==> flow/design.v <==
module joinC #(parameter N = 5)(
	input [N - 1 : 0] valid_in,
	output reg  [N - 1 : 0] ready_in,
	output valid_out,
	input ready_out
);
	assign valid_out = &valid_in; 
	reg[N - 1 : 0] singleValid;
	integer i, j;
	always @(*)begin
		for(i = 0; i < N; i = i + 1)begin
			singleValid[i] = 1;
			for(j = 0; j < N; j = j + 1)
				if(i != j)
					singleValid[i] = singleValid[i] & valid_in[j];
		end
		for(i = 0; i < N; i = i + 1)begin
			ready_in[i] = singleValid[i] & ready_out;
		end
	end
endmodule
module OEHB #(parameter INPUTS = 1,
		parameter OUTPUTS = 1,
		parameter DATA_IN_SIZE = 32,
		parameter DATA_OUT_SIZE = 32)
	(
		input clk,
		input rst,
		input [INPUTS * (DATA_IN_SIZE)- 1 : 0]data_in_bus,
		input [INPUTS - 1 : 0]valid_in_bus,
		output [INPUTS - 1 : 0] ready_in_bus,
		output [OUTPUTS * (DATA_OUT_SIZE) - 1 : 0]data_out_bus,
		output reg [OUTPUTS - 1 : 0]valid_out_bus,
		input 	[OUTPUTS - 1 : 0] ready_out_bus
);
	wire reg_en;
	reg [DATA_IN_SIZE - 1 : 0] data_reg;
	always@(posedge clk, posedge rst)
		if(rst)
			valid_out_bus[0] <= 0;
		else
			valid_out_bus[0] <= valid_in_bus[0] | ~ready_in_bus[0];
	always@(posedge clk, posedge rst)
		if(rst)
			data_reg <= 0;
		else if(reg_en)
			data_reg <= data_in_bus[0 * DATA_IN_SIZE +: DATA_IN_SIZE];
	assign data_out_bus[0 * DATA_OUT_SIZE +: DATA_OUT_SIZE] = data_reg;
	assign ready_in_bus[0] = ~valid_out_bus[0] | ready_out_bus[0];
	assign reg_en = ready_in_bus[0] & valid_in_bus[0];
endmodule
module delay_buffer #(parameter SIZE = 32) (
	input clk, rst,
	input valid_in, ready_in,
	output valid_out
);
	reg [SIZE - 1 : 0] shift_reg;
	always @(posedge clk)begin
		if(ready_in | rst)
			shift_reg[0] <= valid_in;
	end
	always @(posedge clk)begin
		if(rst)
			shift_reg[SIZE - 1 : 1] <= 0;
		else if(ready_in)
			shift_reg[SIZE - 1 : 1] <= shift_reg[SIZE - 2 : 0];
	end
	assign valid_out = shift_reg[SIZE - 1];
endmodule
module mul_4_stage (
	input clk, ce,
	input[31 : 0] a,
	input [31 : 0] b,
	output [31 : 0] p
);
	reg [31 : 0] a_reg, b_reg, q0, q1, q2;
	wire [63 : 0] mul_wire;
	assign mul_wire = a_reg * b_reg;
	wire [31 : 0] mul;
	assign mul = mul_wire[31 : 0];
	always @(posedge clk)
		if(ce)begin
			a_reg <= a;
			b_reg <= b;
			q0 <= mul;
			q1 <= q0;
			q2 <= q1;
		end
	assign p = q2;
endmodule
module mul_op #(parameter INPUTS = 2,
		parameter OUTPUTS = 1,
		parameter DATA_IN_SIZE = 32,
		parameter DATA_OUT_SIZE = 32)
		(
		input clk,
		input rst,
		input [INPUTS * (DATA_IN_SIZE)- 1 : 0]data_in_bus,
		input [INPUTS - 1 : 0]valid_in_bus,
		output [INPUTS - 1 : 0] ready_in_bus,
		output [OUTPUTS * (DATA_OUT_SIZE) - 1 : 0]data_out_bus,
		output [OUTPUTS - 1 : 0]valid_out_bus,
		input 	[OUTPUTS - 1 : 0] ready_out_bus
);
	localparam LATENCY = 4;
	wire [2 * DATA_OUT_SIZE - 1 : 0] temp_result;
	wire join_valid;
	wire buff_valid, oehb_valid, oehb_ready;
	wire oehb_dataOut, oehb_datain;
	joinC #(.N(INPUTS)) add_fork(.valid_in(valid_in_bus), .ready_in(ready_in_bus), .valid_out(join_valid), .ready_out(oehb_ready));
	mul_4_stage multiply_unit (.clk(clk), .ce(oehb_ready), .a(data_in_bus[0 * DATA_IN_SIZE +: DATA_IN_SIZE]), .b(data_in_bus[1 * DATA_IN_SIZE +: DATA_IN_SIZE]), .p(data_out_bus[0 * DATA_OUT_SIZE +: DATA_OUT_SIZE]));
	delay_buffer #(.SIZE(LATENCY - 1))delay_buff(.clk(clk), .rst(rst), .valid_in(join_valid), .ready_in(oehb_ready), .valid_out(buff_valid));
	OEHB #(.INPUTS(1), .OUTPUTS(1), .DATA_IN_SIZE(1), .DATA_OUT_SIZE(1)) oehb_buffer (.clk(clk), .rst(rst),
										 .data_in_bus(1'b0), .valid_in_bus(buff_valid), .ready_in_bus(oehb_ready),
										 .data_out_bus(oehb_dataOut), .valid_out_bus(valid_out_bus[0]), .ready_out_bus(ready_out_bus[0]));
endmodule
======== From RTL to reports: mul_op ========
The steps from the RTL of mul_op to its reports follow in flow order.
Line numbers count from 1 in the design file above.
Library cell names are shortened.
The mark - stands for no value.
set-up
  top ..................................... mul_op
  clock ................................... clk
  library ................................. sky130hd
  timing corner ........................... tt_025C_1v80

======== After elaboration ========
Source: Yosys, flattened and elaborated, memories not mapped. Widths are those after wreduce; folded enables and synchronous resets count as part of the registers. Registers that Yosys merges into a memory's read port (data or address) are not register bits. Print and check cells do not count. Equal cells are merged and count once.
operators by class
  $add $sub $neg .......................... 0
  multipliers ............................. 1
  div/mod/pow operators ................... 0
  magnitude comparators ................... 0
  equality and inequality tests ........... 0
  shift operators ......................... 0
  mux-type cells .......................... 0
  bitwise operators ....................... 7
  reductions and logical operators ........ 1
operator list
  cell                                            count
  32-bit by 32-bit multiplier with 32-bit output  1
  1-bit OR                                        3
  1-bit bitwise AND                               2
  1-bit inverter                                  2
  2-bit AND reduction                             1
storage and ports
  register bits ........................... 164
  latch bits .............................. 0
  RAM bits ................................ 0
  memory bits (read-only) ................. 0
  clocked read ports x word width ......... 0
  memories kept ........................... 0
  input bits .............................. 69
  word-level cells ........................ 17

======== Longest topological paths ========
Depth = most cells in a row (Yosys ltp): at word level without a register or memory, in the mapped netlist without a sequential cell, where the memories' decode and read muxes count.
depth
  depth in word-level cells ............... 4
  ABC_AREA ................................ 0
  mapped depth ............................ 26

======== After synthesis ========
Yosys stat after the flow's synthesis: flattened, memories mapped to cells. It holds for the ABC_AREA given above (unset counts as 0); a run with the other value may have another netlist.
Totals and module areas in this step are rounded.
synthesis totals
  cells in the netlist .................... 1885
  synthesis area .......................... 21000 um^2
  mapped flip-flops ....................... 164
  buffers ................................. 82
cell types
  type       count  total area (um^2)
  fa_1       408    8.17E+03
  edfxtp_1   161    4.83E+03
  and2_1     370    2314.72
  ha_1       123    1.54E+03
  inv_1      366    1.37E+03
  nand2_1    163    611.837
  xnor2_1    64     560.538
  clkbuf_1   81     304.042
  xor2_1     20     175.168
  a21oi_1    20     100.096
  a21o_1     12     90.086
  nor2_1     17     63.811
  o21a_1     6      45.043
  dfxtp_1    2      40.038
  o21bai_1   5      37.536
  o21ai_0    7      35.034
  nand2b_1   5      31.28
  a2111oi_2  2      30.029
Not listed: further types 30, cells in them 53.
By module: a second synthesis without flattening, with its own total; a netlist apart from the flattened one above.
second synthesis, totals
  cell total of the unflattened synthesis .. 1892
  area (unflattened synthesis) ............ 21000 um^2
Each row is one instance without its submodules.
by module
  module                  instances  cells  area (um^2)
  mul_4_stage             1          1873   21000
  delay_buffer #(SIZE=3)  1          8      100
  OEHB                    1          7      96
  joinC #(N=2)            1          3      19
  mul_op                  1          1      3.8

======== Path before layout ========
OpenSTA on the mapped netlist: ideal clock, no wires. The path of least setup slack (recovery checks aside). Input and output delay are each 20% of the period. Register names are those of the netlist, which keeps one name where synthesis merged equal registers.
timing after synthesis
  kind .................................... input port to output port
  start ................................... input port ready_out_bus[0]
  end ..................................... output port ready_in_bus[0]
  period .................................. 8.0 ns
  input delay ............................. 1.600 ns
  time at the first pin ................... 1.600 ns
  arrival ................................. 6.730 ns
  required time ........................... 6.400 ns
  path slack .............................. -0.330 ns
  path delay .............................. 5.130 ns
  stages .................................. 3
  buffers on the path ..................... 1
  synthesis period reached ................ 8.33 ns
"path delay" = arrival - input delay + setup time.
At an output port there is no setup time.
"stages": output pins that drive a net of the path, with the launching flip-flop's if there is one; two outputs of one cell count as two.
"synthesis period reached" is the clock period less the worst setup slack; recovery checks do not enter. This is arithmetic on one report: input and output delays are still those of the set period (20% each).
The rows between start and end are the longest chain of elaborated cells between them; the timing report does not say that the signal goes this way. Where chains are equally long, one stands for them.
Each line given opens the expression or statement behind the cell; cells for indexed reads and writes are added by Yosys, which also makes memories of some case tables.
on the way, after synthesis
  cell sequence ........................... nand2b_1 -> clkbuf_1 -> and2_1
  length of the longest elaborated chain .. 2
  elaborated cells between the ends (all ways) .. 2
ends and longest elaborated chain, after synthesis
  item               RTL line  text
  start, declared    103       input [OUTPUTS - 1 : 0] ready_out_bus
  1-bit OR           49        assign ready_in_bus[0] = ~valid_out_bus[0] | ready_out_bus[0];
  1-bit bitwise AND  18
  end, declared      100       output [INPUTS - 1 : 0] ready_in_bus,

======== Timing after layout ========
Path of least setup slack in the final report of run 1 (OpenROAD, finished layout, wires in). Where an end is a register, its clock arrival counts in the times.
timing post-layout
  kind .................................... flip-flop to flip-flop
  start ................................... register multiply_unit.a_reg[9]
  end ..................................... register multiply_unit.q0[29]
  period .................................. 5.25 ns
  library setup time ...................... 0.28 ns
  time at the first pin ................... 0.49 ns
  arrival ................................. 8.74 ns
  required time ........................... 5.46 ns
  path slack .............................. -3.28 ns
  stages .................................. 24
  buffers on the path ..................... 3
The rows between start and end are the longest chain of elaborated cells between them; the timing report does not say that the signal goes this way. Where chains are equally long, one stands for them.
on the way, post-layout
  cell sequence ........................... edfxtp_1 -> buf_6 -> buf_12 -> buf_6 -> and2_1 -> fa_2 -> fa_1 -> fa_1 -> inv_1 -> fa_1 -> inv_2 -> fa_2 -> ha_4 -> fa_2 -> fa_2 -> ha_2 -> inv_2 -> o21bai_1 -> a21oi_4 -> o21ai_2 -> o21ai_4 -> o31ai_4 -> a2111oi_2 -> nand3b_1
  length of the longest elaborated chain .. 1
  elaborated cells between the ends (all ways) .. 1
ends and longest elaborated chain, post-layout
  item                                            RTL line  text
  start, declared                                 76        reg [31 : 0] a_reg, b_reg, q0, q1, q2;
  start, assigned                                 83        a_reg <= a;
  32-bit by 32-bit multiplier with 32-bit output  78        assign mul_wire = a_reg * b_reg;
  end, assigned                                   85        q0 <= mul;
  end, declared                                   76

Wiki page: mul_op / flow data

Record of 6 stored runs of the RTL-to-layout flow on mul_op, platform sky130hd. The runs are unordered. Constraints: input delay and output delay 20% of the set period each, output load 0.01 pF.
By "clock period achieved" is meant the clock period of the run minus its worst setup slack. This is arithmetic on one report: input and output delays are still those of the set period (20% each).
The measured numbers are rounded.

---- run 1 ----
settings
  ABC_AREA = 0
  CAP_MARGIN = 0
  CELL_PAD_IN_SITES_DETAIL_PLACEMENT = 2
  CORE_ASPECT_RATIO = 0.7
  CORE_MARGIN = 7
  CORE_UTILIZATION = 42
  GPL_TIMING_DRIVEN = 1
  PLACE_DENSITY = 0.7
  SETUP_SLACK_MARGIN = 0.59
  SLEW_MARGIN = 10
  TNS_END_PERCENT = 90
  period_ns = 5.25
results
  post-route utilization .................. 0.55
  post-route worst hold slack ............. 0.42 ns
  die outline area ........................ 56000 um^2
  synthesized cell area ................... 21000 um^2
  standard-cell area after routing ........ 27000 um^2
  worst slack on setup checks ............. -3.3 ns
  clock period achieved ................... 8.530 ns

---- run 2 ----
settings
  ABC_AREA = 1
  CAP_MARGIN = 5
  CELL_PAD_IN_SITES_GLOBAL_PLACEMENT = 1
  CORE_ASPECT_RATIO = 1.72
  CORE_MARGIN = 7
  CORE_UTILIZATION = 17
  CTS_CLUSTER_SIZE = 46
  GPL_ROUTABILITY_DRIVEN = 0
  GPL_TIMING_DRIVEN = 0
  MIN_ROUTING_LAYER = met1
  PLACE_DENSITY_LB_ADDON = 0.05
  SETUP_SLACK_MARGIN = 1.94
  TNS_END_PERCENT = 95
  period_ns = 12.9
  SLEW_MARGIN = 20
results
  post-route utilization .................. 0.2
  post-route worst hold slack ............. 0.42 ns
  die outline area ........................ 140000 um^2
  synthesized cell area ................... 22000 um^2
  standard-cell area after routing ........ 26000 um^2
  worst slack on setup checks ............. 4.1 ns
  clock period achieved ................... 8.844 ns

---- run 3 ----
settings
  ABC_AREA = 1
  CAP_MARGIN = 5
  CELL_PAD_IN_SITES_DETAIL_PLACEMENT = 2
  CELL_PAD_IN_SITES_GLOBAL_PLACEMENT = 1
  CORE_ASPECT_RATIO = 0.89
  CORE_MARGIN = 2
  CORE_UTILIZATION = 60
  CTS_CLUSTER_DIAMETER = 202
  CTS_CLUSTER_SIZE = 46
  GPL_ROUTABILITY_DRIVEN = 0
  GPL_TIMING_DRIVEN = 0
  HOLD_SLACK_MARGIN = 0.07
  MAX_ROUTING_LAYER = met4
  MIN_ROUTING_LAYER = met1
  PLACE_DENSITY_LB_ADDON = 0.05
  SETUP_SLACK_MARGIN = 1.94
  SLEW_MARGIN = 25
  TNS_END_PERCENT = 65
  period_ns = 12.9
results
  no results, placement failed with DPL-0033

---- run 4 ----
settings
  period_ns = 8.0
  CAP_MARGIN = 20
  CORE_MARGIN = 2
  CORE_UTILIZATION = 40
  SLEW_MARGIN = 20
results
  post-route utilization .................. 0.45
  post-route worst hold slack ............. 0.42 ns
  die outline area ........................ 54000 um^2
  synthesized cell area ................... 21000 um^2
  standard-cell area after routing ........ 23000 um^2
  worst slack on setup checks ............. 0.59 ns
  clock period achieved ................... 7.415 ns

---- run 5 ----
settings
  CORE_MARGIN = 4
  HOLD_SLACK_MARGIN = -0.08
  period_ns = 8.0
  CAP_MARGIN = 20
  CORE_UTILIZATION = 40
  SLEW_MARGIN = 20
results
  post-route utilization .................. 0.45
  post-route worst hold slack ............. 0.41 ns
  die outline area ........................ 56000 um^2
  synthesized cell area ................... 21000 um^2
  standard-cell area after routing ........ 23000 um^2
  worst slack on setup checks ............. 0.62 ns
  clock period achieved ................... 7.385 ns

---- run 6 ----
settings
  CELL_PAD_IN_SITES_DETAIL_PLACEMENT = 1
  CORE_MARGIN = 9
  HOLD_SLACK_MARGIN = -0.08
  period_ns = 7.01
  CAP_MARGIN = 20
  CORE_UTILIZATION = 40
  SLEW_MARGIN = 20
results
  post-route utilization .................. 0.48
  post-route worst hold slack ............. 0.42 ns
  die outline area ........................ 61000 um^2
  synthesized cell area ................... 21000 um^2
  standard-cell area after routing ........ 24000 um^2
  worst slack on setup checks ............. 0.11 ns
  clock period achieved ................... 6.897 ns
